==> flow/design.v <==
module AHB_Master_ALU_REG_pipelined (
    input wire        HCLK,        
    input wire        HRESETn,     
    output reg [31:0] HADDR,       
    output reg [2:0] HBURST,         
    output reg [2:0]  HSIZE,       
    output reg [1:0]  HTRANS,      
    output reg [31:0] HWDATA,      
    output reg        HWRITE,      
    input wire [31:0] HRDATA,      
    input wire        HREADY,      
    input wire        HRESP,
    input wire [63:0] cpu_inst
);
    wire [31:0] ReadData1, ReadData2;
    wire [31:0] ALUResult;
    reg RegWrite;
    reg [31:0] WriteData;
    reg type_data ;
    reg ALU_REG;
    reg write_read;
    reg [7:0] burst_length;
    reg [2:0] ReadReg1_ADDR;  
    reg [2:0] ReadReg2_ADDR;   
    reg [2:0] WriteReg_ADDR;   
    reg [2:0] AlU_OP;
    reg [2:0] WriteReg_ADDR2;
    reg [31:0] HWDATA_t;
    reg [31:0] HADDR_delay;
ALU alu(
    .A(ReadData1),
    .B(ReadData2),
    .AlU_OP(AlU_OP),
    .Result(ALUResult)
);
RegisterFile rf(
    .clk(HCLK),
    .rst_n(HRESETn),
    .ReadReg1_ADDR(ReadReg1_ADDR),
    .ReadReg2_ADDR(ReadReg2_ADDR),
    .WriteReg_ADDR(WriteReg_ADDR2),
    .WriteData(WriteData),
    .RegWrite(RegWrite),
    .ReadData1(ReadData1),
    .ReadData2(ReadData2)
);
localparam      IDLE         = 2'b00,
                BUSY     = 2'b01,
                NONSEQ   = 2'b10,
                SEQ      = 2'b11;
reg [9:0] burst_counter;
reg work;
always @(posedge HCLK or negedge HRESETn) begin
    if (!HRESETn)
        HADDR_delay <= 32'b0;
    else
        HADDR_delay <= cpu_inst [63:32];
end
always @(posedge HCLK or negedge HRESETn) begin
    if (!HRESETn)
    begin   
        HTRANS <= IDLE;   
        HADDR <= 32'b0;
        HBURST <= 3'b0;
        HSIZE <= 3'b0;
        HWDATA <= 32'b0;
        HWRITE <= 1'b0;
        RegWrite <= 1'b0;
        WriteData <= 32'b0;
        type_data <= 1'b0;
        ALU_REG <= 1'b0;
        write_read <= 1'b0;
        burst_length <= 8'b0;
        ReadReg1_ADDR <= 3'b0;
        ReadReg2_ADDR <= 3'b0;
        WriteReg_ADDR <= 3'b0;
        AlU_OP <= 3'b0;
        WriteReg_ADDR2 <= 3'b0;
        HWDATA_t <= 32'b0;
        burst_counter <= 10'b0;
        work <= 1'b0;
    end
    else
begin
        RegWrite <= 0;
        case (HTRANS)
            IDLE:begin
                if (type_data == 1)
                begin
                    if(ALU_REG)
                        begin
                            if(write_read)
                            begin
                                WriteData   <= ALUResult;
                                RegWrite    <= 1;
                            end                           
                             else
                            begin
                                HWDATA_t      <= ALUResult;
                                RegWrite    <= 0;
                            end                        end
                        else
                        begin
                            if (HWRITE)
                            begin
                                WriteData   <= HRDATA;
                                RegWrite    <= 1;
                            end
                            else
                            begin
                                HWDATA_t      <= ReadData1;
                                RegWrite    <= 0;
                            end
                        end
                        type_data <= 1;
                end
                type_data <= 1;
                HADDR <= HADDR_delay;
                HSIZE <= cpu_inst[6:4];  
                HWRITE <= cpu_inst[0];   
                HBURST <= cpu_inst[3:1];
                work <= cpu_inst[7];
                write_read <= cpu_inst [31];
                ALU_REG <= cpu_inst [18];
                burst_length <= cpu_inst[15:8];
                ReadReg1_ADDR <= cpu_inst[21:19]; 
                ReadReg2_ADDR <=  cpu_inst[24:22]; 
                WriteReg_ADDR <=  cpu_inst[27:25]; 
                WriteReg_ADDR2 <= WriteReg_ADDR;
                HWDATA <= HWDATA_t;
                AlU_OP <= cpu_inst [30:28];
                if (HREADY && work) begin
                    HTRANS <= NONSEQ;
                    burst_counter <= 0;        
                end
            end 
            BUSY:begin
                work <= cpu_inst[7];
                if (work) begin
                    HTRANS <= IDLE; 
                end
            end
            NONSEQ:begin
                type_data <= 1;
                HADDR <= HADDR_delay;
                HSIZE <= cpu_inst[6:4];  
                HWRITE <= cpu_inst[0];   
                HBURST <= cpu_inst[3:1];
                work <= cpu_inst[7];
                write_read <= cpu_inst [31];
                ALU_REG <= cpu_inst [18];
                burst_length <= cpu_inst[15:8];
                ReadReg1_ADDR <= cpu_inst[21:19]; 
                ReadReg2_ADDR <=  cpu_inst[24:22]; 
                WriteReg_ADDR <=  cpu_inst[27:25]; 
                WriteReg_ADDR2 <= WriteReg_ADDR;
                HWDATA <= HWDATA_t;
                AlU_OP <= cpu_inst [30:28];
                if(ALU_REG)
                        begin
                            if(write_read)
                            begin
                                WriteData   <= ALUResult;
                                RegWrite    <= 1;
                            end
                            else
                            begin
                                HWDATA_t      <= ALUResult;
                                RegWrite    <= 0;
                            end
                        end
                        else
                        begin
                            if (HWRITE)
                            begin
                                WriteData   <= HRDATA;
                                RegWrite    <= 1;
                            end
                            else
                            begin
                                HWDATA_t      <= ReadData1;
                                RegWrite    <= 0;
                            end
                        end
                if (HREADY) begin
                    if (!work)
                    HTRANS <= BUSY;
                    else if (HBURST) begin
                        type_data <= 1;
                        burst_counter <= burst_counter + 1;
                        HTRANS <= SEQ;
                    end else begin
                        type_data <= 1;
                        HTRANS <= IDLE;
                    end
                end
            end  
            SEQ:begin
                HWDATA <= HWDATA_t;
                ReadReg1_ADDR <= ReadReg1_ADDR +1;
                WriteReg_ADDR <=  WriteReg_ADDR;
                WriteReg_ADDR2 <= WriteReg_ADDR;
                RegWrite    <= 0;
                if (HREADY) begin
                    if(ALU_REG)
                        begin
                            if(write_read)
                            begin
                                WriteData   <= ALUResult;
                                RegWrite    <= 1;
                            end
                            else
                            begin
                                HWDATA_t      <= ALUResult;
                                RegWrite    <= 0;
                            end                        end
                        else
                        begin
                            if (HWRITE)
                            begin
                                WriteData   <= HRDATA;
                                RegWrite    <= 1;
                            end
                            else
                            begin
                                HWDATA_t      <= ReadData1;
                                RegWrite    <= 0;
                            end
                        end
                    HADDR <= HADDR + (4 << HSIZE); 
                        burst_counter <= burst_counter + 1;
                    if (!work)
                    HTRANS <= BUSY;
                    else if(HBURST == 3'b001 && burst_counter * HSIZE < 8'b11111111 && burst_counter < burst_length-1)
                    HTRANS <= SEQ;
                        else begin
                        HTRANS <= IDLE;
                    end
                end  
            end
            default:HTRANS <= IDLE;
        endcase
    end
end
endmodule
module ALU(
    input [31:0] A,    
    input [31:0] B,       
    input [2:0] AlU_OP,   
    output reg [31:0] Result 
);
    always @(*) begin
        case (AlU_OP)
            3'b000: Result = A + B;     
            3'b001: Result = A - B;     
            3'b010: Result = A & B;     
            3'b011: Result = A | B;     
            3'b100: Result = A ^ B;     
            3'b101: Result = ~A;        
            3'b110: Result = A << 1;    
            3'b111: Result = A >> 1;    
            default: Result = 8'b0;
        endcase
    end
endmodule
module RegisterFile(
    input clk,
    input rst_n,
    input [2:0] ReadReg1_ADDR,
    input [2:0] ReadReg2_ADDR,
    input [2:0] WriteReg_ADDR,
    input [31:0] WriteData,
    input RegWrite,
    output [31:0] ReadData1,
    output [31:0] ReadData2
);
    reg [31:0] registers [7:0]; 
    assign ReadData1 = registers[ReadReg1_ADDR];
    assign ReadData2 = registers[ReadReg2_ADDR];
    integer i;
    always @(posedge clk or negedge rst_n) begin
        if (!rst_n) begin
            for (i = 0; i < 8; i = i + 1)
                registers[i] <= 32'b0;
        end
        else if (RegWrite) begin
            registers[WriteReg_ADDR] <= WriteData;
        end
    end
endmodule
# Step by step through the tools: AHB_Master_ALU_REG_pipelined
# Tool output for the design above, in the order of the flow.
# Line numbers count from 1 in the design file above.
# The mark n/a stands for no value.
[setup] top_module="AHB_Master_ALU_REG_pipelined" clock_port="HCLK" cell_library="sky130hd" lib_corner="tt_025C_1v80"

# After elaboration
# Yosys after proc, flatten, opt, wreduce and memory -nomap, before mapping. Print and check cells are not counted.
[classes] addsub=6 bitwise=4 compare=2 n_mux=39 reduce_logical=27 n_shift=1 eq_ne=39 n_div=0 mul=1
[ops] operator="32-bit case mux with 8-bit select" n=3
[ops] operator="32-bit two-way mux" n=11
[ops] operator="32-bit case mux with 3-bit select" n=2
[ops] operator="32-bit adder" n=2
[ops] operator="32-bit case mux with 2-bit select" n=1
[ops] operator="10-bit two-way mux" n=5
[ops] operator="3-bit == test (second input constant)" n=16
[ops] operator="10-bit by 32-bit less-than comparator with 1-bit output" n=1
[ops] operator="3-bit by 3-bit left shift with 32-bit output (first input constant)" n=1
[ops] operator="32-bit subtractor" n=1
[ops] operator="32-bit bitwise AND" n=1
[ops] operator="32-bit bitwise OR" n=1
[ops] operator="32-bit XOR" n=1
[ops] operator="32-bit NOT" n=1
[ops] operator="10-bit by 3-bit multiplier with 10-bit output" n=1
[ops] operator="10-bit case mux with 3-bit select" n=1
[ops] operator="3-bit by 2-bit == test with 1-bit output (second input constant)" n=8
[ops] operator="2-bit AND reduction" n=9
[ops] operator="2-bit two-way mux" n=8
[ops] operator="3-bit by 1-bit == test with 1-bit output (second input constant)" n=5
[ops] operator="2-bit inequality test (second input constant)" n=7
[ops] operator="3-bit logical NOT" n=4
[ops] operator="10-bit by 1-bit adder with 10-bit output (second input constant)" n=1
[ops] operator="10-bit by 8-bit less-than comparator with 1-bit output (second input constant)" n=1
[ops] operator="8-bit by 1-bit subtractor with 9-bit output (second input constant)" n=1
[ops] operator="2-bit case mux with 4-bit select" n=1
[ops] operator="3-bit nonzero test" n=2
[ops] operator="3-bit OR reduction" n=2
# Not listed: further kinds 14, cells in them 21.
[bits] romBits=0 elab_cells=148 latchBits=0 register_bits=463 ramBits=0 clocked_rd_ports_x_width=0 out_inout_bits=73 n_memories=0 input_bits=100

# Longest topological paths
# Depth = most cells in a row (Yosys ltp): at word level without a register or memory, in the mapped netlist without a sequential cell, where the memories' decode and read muxes count.
[logic_depth] word_depth=8 abc_area=0 ltp_mapped=28 mapped_depth_nobuf=24

# Synthesis result
# The flow's flattened synthesis, as Yosys stat reports it; memories are mapped. The netlist is that of the ABC_AREA named above (0 if unset); the other value can give another one.
# Totals and module areas in this step are rounded.
[types] cell="sky130_fd_sc_hd__dfrtp_1" n=463 area_total_um2=1.16E+04
[types] cell="sky130_fd_sc_hd__mux2_2" n=345 area_total_um2=3.88E+03
[types] cell="sky130_fd_sc_hd__ha_1" n=142 area_total_um2=1.78E+03
[types] cell="sky130_fd_sc_hd__nand2_1" n=274 area_total_um2=1.03E+03
[types] cell="sky130_fd_sc_hd__a21oi_1" n=163 area_total_um2=815.782
[types] cell="sky130_fd_sc_hd__nor2_1" n=216 area_total_um2=810.778
[types] cell="sky130_fd_sc_hd__o21ai_0" n=156 area_total_um2=780.749
[types] cell="sky130_fd_sc_hd__mux2i_1" n=76 area_total_um2=760.73
[types] cell="sky130_fd_sc_hd__xnor2_1" n=58 area_total_um2=507.987
[types] cell="sky130_fd_sc_hd__clkbuf_1" n=132 area_total_um2=495.475
[types] cell="sky130_fd_sc_hd__inv_1" n=125 area_total_um2=469.2
[types] cell="sky130_fd_sc_hd__a222oi_1" n=36 area_total_um2=360.346
[types] cell="sky130_fd_sc_hd__a221oi_1" n=38 area_total_um2=332.819
[types] cell="sky130_fd_sc_hd__mux4_2" n=10 area_total_um2=225.216
[types] cell="sky130_fd_sc_hd__o31ai_1" n=27 area_total_um2=202.694
[types] cell="sky130_fd_sc_hd__fa_1" n=10 area_total_um2=200.192
[types] cell="sky130_fd_sc_hd__o21a_1" n=26 area_total_um2=195.187
[types] cell="sky130_fd_sc_hd__o22ai_1" n=29 area_total_um2=181.424
# Not listed: further types 80, cells in them 538.
[mapped] seqArea_um2=11590 ffs=463 mapped_area_um2=28600 mapped_cells=2864 buffers=192
# The figures by module come from a second, unflattened synthesis with its own total; it is not the netlist above.
[unflattened] cells_unflattened=2810 area_unflattened_um2=29060
# Rows give one instance, submodules left out.
[modules] module="RegisterFile" instances=1 n_cells=1115 mod_area_um2=13690 seq_area_um2=6406
[modules] module="AHB_Master_ALU_REG_pipelined" instances=1 n_cells=957 mod_area_um2=10360 seq_area_um2=5180
[modules] module="ALU" instances=1 n_cells=738 mod_area_um2=5011 seq_area_um2=0.0

# Timing after synthesis
# OpenSTA on the mapped netlist: ideal clock, no wires. The path of least setup slack (recovery checks aside). Input and output delay are each 20% of the period. Register names are those of the netlist, which keeps one name where synthesis merged equal registers.
[synth_timing] path_type="reg2reg" startpoint="reg ReadReg1_ADDR[2]" endpoint="reg HWDATA_t[24]" period_ns=6.0 required_time_ns=5.879 delay_ns=5.044 setup_ns=0.121 arrival_ns=4.923 n_path_buf=5 path_slack_ns=0.956 path_stages=24 launch_ns=0.000 period_less_setup_slack_ns=5.044
# "delay_ns" = arrival - input delay + setup time.
# "path_stages": output pins that drive a net of the path, with the launching flip-flop's if there is one; two outputs of one cell count as two.
# "period_less_setup_slack_ns" is the clock period less the worst setup slack; recovery checks do not enter. This is arithmetic on one report: input and output delays are still those of the set period (20% each).
# The rows between start and end are the longest chain of elaborated cells between them; the timing report does not say that the signal goes this way. Where chains are equally long, one stands for them.
# Each line given opens the expression or statement behind the cell; cells for indexed reads and writes are added by Yosys, which also makes memories of some case tables.
# At most two assigning lines are given for a register; there are more.
[synth_between] cell_sequence="sky130_fd_sc_hd__dfrtp_1 > sky130_fd_sc_hd__clkbuf_1 > sky130_fd_sc_hd__inv_1 > sky130_fd_sc_hd__clkbuf_1 > sky130_fd_sc_hd__ha_1 > sky130_fd_sc_hd__nor4_1 > sky130_fd_sc_hd__nand2b_1 > sky130_fd_sc_hd__buf_2 > sky130_fd_sc_hd__buf_2 > sky130_fd_sc_hd__buf_2 > sky130_fd_sc_hd__a21oi_1 > sky130_fd_sc_hd__inv_1 > sky130_fd_sc_hd__ha_1 > sky130_fd_sc_hd__fa_1 > sky130_fd_sc_hd__nor2b_1 > sky130_fd_sc_hd__o21a_1 > sky130_fd_sc_hd__o21ai_0 > sky130_fd_sc_hd__a2111oi_0 > sky130_fd_sc_hd__nor2_1 > sky130_fd_sc_hd__or3_1 > sky130_fd_sc_hd__o2111ai_1 > sky130_fd_sc_hd__mux2i_1 > sky130_fd_sc_hd__o211a_1 > sky130_fd_sc_hd__o21ai_1" elab_chain_cells=8 cone_cells=22 cone_classes="add/sub (2); eq/ne (7); mux (8); logic (4); reduce/logical (1)"
[synth_lines] item="from (decl)" line_no=23 source="reg [2:0] ReadReg1_ADDR;"
[synth_lines] item="from (assign)" line_no=126 source="ReadReg1_ADDR <= cpu_inst[21:19];"
[synth_lines] item="from (assign)" line_no=153 source="ReadReg1_ADDR <= cpu_inst[21:19];"
[synth_lines] item="3-bit == test" line_no=278 source="assign ReadData1 = registers[ReadReg1_ADDR];"
[synth_lines] item="32-bit case mux with 8-bit select" line_no=278
[synth_lines] item="32-bit subtractor" line_no=255 source="3'b001: Result = A - B;"
[synth_lines] item="32-bit case mux with 8-bit select" line_no=253 source="case (AlU_OP)"
[synth_lines] item="32-bit two-way mux" line_no=207 source="if(write_read)"
[synth_lines] item="32-bit two-way mux" line_no=205 source="if(ALU_REG)"
[synth_lines] item="32-bit two-way mux" line_no=204 source="if (HREADY) begin"
[synth_lines] item="32-bit case mux with 3-bit select" line_no=86 source="case (HTRANS)"
[synth_lines] item="to (assign)" line_no=99 source="HWDATA_t      <= ALUResult;"
[synth_lines] item="to (assign)" line_no=111 source="HWDATA_t      <= ReadData1;"
[synth_lines] item="to (decl)" line_no=28 source="reg [31:0] HWDATA_t;"

# Path in the finished layout
# Path of least setup slack in the final report of flow run 1 (OpenROAD, finished layout, wires in). Where an end is a register, its clock arrival counts in the times.
[layout_timing] path_type="reg2reg" startpoint="reg ReadReg1_ADDR[1]" endpoint="reg WriteData[17]" path_stages=19 launch_ns=0.69 n_path_buf=1 period_ns=6.55 setup_ns=0.21 required_time_ns=7.08 path_slack_ns=-0.72 arrival_ns=7.80
# The rows between start and end are the longest chain of elaborated cells between them; the timing report does not say that the signal goes this way. Where chains are equally long, one stands for them.
# At most two assigning lines are given for a register; there are more.
[layout_between] cell_sequence="sky130_fd_sc_hd__dfrtp_1 > sky130_fd_sc_hd__inv_1 > sky130_fd_sc_hd__ha_4 > sky130_fd_sc_hd__buf_4 > sky130_fd_sc_hd__a221oi_1 > sky130_fd_sc_hd__a21oi_1 > sky130_fd_sc_hd__a221oi_1 > sky130_fd_sc_hd__a21oi_1 > sky130_fd_sc_hd__ha_4 > sky130_fd_sc_hd__nand2_2 > sky130_fd_sc_hd__nand2_2 > sky130_fd_sc_hd__a211oi_4 > sky130_fd_sc_hd__o21ai_4 > sky130_fd_sc_hd__o21ba_4 > sky130_fd_sc_hd__nor2_1 > sky130_fd_sc_hd__xnor2_1 > sky130_fd_sc_hd__a221oi_1 > sky130_fd_sc_hd__a21oi_1 > sky130_fd_sc_hd__o21ai_1" elab_chain_cells=8 cone_cells=21 cone_classes="add/sub (2); eq/ne (7); mux (7); logic (4); reduce/logical (1)"
[layout_lines] item="from (decl)" line_no=23 source="reg [2:0] ReadReg1_ADDR;"
[layout_lines] item="from (assign)" line_no=126 source="ReadReg1_ADDR <= cpu_inst[21:19];"
[layout_lines] item="from (assign)" line_no=153 source="ReadReg1_ADDR <= cpu_inst[21:19];"
[layout_lines] item="3-bit == test" line_no=278 source="assign ReadData1 = registers[ReadReg1_ADDR];"
[layout_lines] item="32-bit case mux with 8-bit select" line_no=278
[layout_lines] item="32-bit subtractor" line_no=255 source="3'b001: Result = A - B;"
[layout_lines] item="32-bit case mux with 8-bit select" line_no=253 source="case (AlU_OP)"
[layout_lines] item="32-bit two-way mux" line_no=207 source="if(write_read)"
[layout_lines] item="32-bit two-way mux" line_no=205 source="if(ALU_REG)"
[layout_lines] item="32-bit two-way mux" line_no=204 source="if (HREADY) begin"
[layout_lines] item="32-bit case mux with 3-bit select" line_no=86 source="case (HTRANS)"
[layout_lines] item="to (assign)" line_no=94 source="WriteData   <= ALUResult;"
[layout_lines] item="to (assign)" line_no=163 source="WriteData   <= ALUResult;"
[layout_lines] item="to (decl)" line_no=18 source="reg [31:0] WriteData;"

# Stored flow runs of AHB_Master_ALU_REG_pipelined (5 of them; Yosys, OpenROAD, sky130hd). They differ in their settings and are not a sequence. Constraints: input delay and output delay 20% of the set period each, output load 0.01 pF.
# "achieved_clock_period_ns" means the clock period less the worst setup slack. The figure is calculated, with input and output delays left at 20% of the set period.
# By "worst_path_ns" is meant the share of the clock period that the worst setup path is allowed (20% is reserved at inputs, 20% at outputs), minus its slack. Clock arrival times at its registers enter into it.
# Measured values are rounded.
run="flow run 1" settings CAP_MARGIN=10 CELL_PAD_IN_SITES_DETAIL_PLACEMENT=2 CORE_UTILIZATION=29 PLACE_DENSITY=0.59 SETUP_SLACK_MARGIN=1.36 TNS_END_PERCENT=85 period_ns=6.55 CORE_MARGIN=2 SLEW_MARGIN=20
run="flow run 1" results worst_path_ns=7.27 path_kind="reg2reg" cell_area_final_um2=36050 dieArea_um2=101100 achieved_clock_period_ns=7.268 final_setup_ws_ns=-0.718 setup_tns_ns=-4.730 post_synth_area_um2=28600
run="flow run 2" settings CAP_MARGIN=25 CELL_PAD_IN_SITES_DETAIL_PLACEMENT=1 CORE_UTILIZATION=40 CTS_CLUSTER_SIZE=32 GPL_TIMING_DRIVEN=0 MIN_ROUTING_LAYER="met2" PLACE_DENSITY=0.6 SLEW_MARGIN=30 period_ns=6.0 CORE_MARGIN=2
run="flow run 2" results cell_area_final_um2=34790 worst_path_ns=6.13 path_kind="reg2reg" setup_tns_ns=-0.665 post_synth_area_um2=28600 achieved_clock_period_ns=6.128 dieArea_um2=73660 final_setup_ws_ns=-0.128
run="flow run 3" settings ABC_AREA=1 CELL_PAD_IN_SITES_DETAIL_PLACEMENT=1 CORE_ASPECT_RATIO=1.75 CORE_MARGIN=4 CORE_UTILIZATION=65 CTS_CLUSTER_DIAMETER=119 CTS_CLUSTER_SIZE=55 GPL_ROUTABILITY_DRIVEN=1 GPL_TIMING_DRIVEN=0 HOLD_SLACK_MARGIN=0.07 MIN_ROUTING_LAYER="met1" PLACE_DENSITY_LB_ADDON=0.19 SETUP_SLACK_MARGIN=-0.06 SLEW_MARGIN=10 TNS_END_PERCENT=95 period_ns=7.84 CAP_MARGIN=20
run="flow run 3" outcome="no final report: placement broke off with DPL-0033"
run="flow run 4" settings CORE_UTILIZATION=39 GPL_ROUTABILITY_DRIVEN=1 PLACE_DENSITY_LB_ADDON=0.19 SLEW_MARGIN=10 period_ns=4.85 CAP_MARGIN=20 CORE_MARGIN=2
run="flow run 4" results dieArea_um2=75520 final_setup_ws_ns=-0.175 setup_tns_ns=-1.438 achieved_clock_period_ns=5.025 post_synth_area_um2=28600 worst_path_ns=5.02 path_kind="reg2reg" cell_area_final_um2=36130
run="flow run 5" settings ABC_AREA=1 CELL_PAD_IN_SITES_DETAIL_PLACEMENT=2 CORE_UTILIZATION=65 CTS_CLUSTER_SIZE=55 GPL_ROUTABILITY_DRIVEN=1 HOLD_SLACK_MARGIN=0.07 PLACE_DENSITY_LB_ADDON=0.19 SLEW_MARGIN=10 TNS_END_PERCENT=55 period_ns=8.57 CAP_MARGIN=20 CORE_MARGIN=2
run="flow run 5" outcome="no final report: placement broke off with DPL-0033"
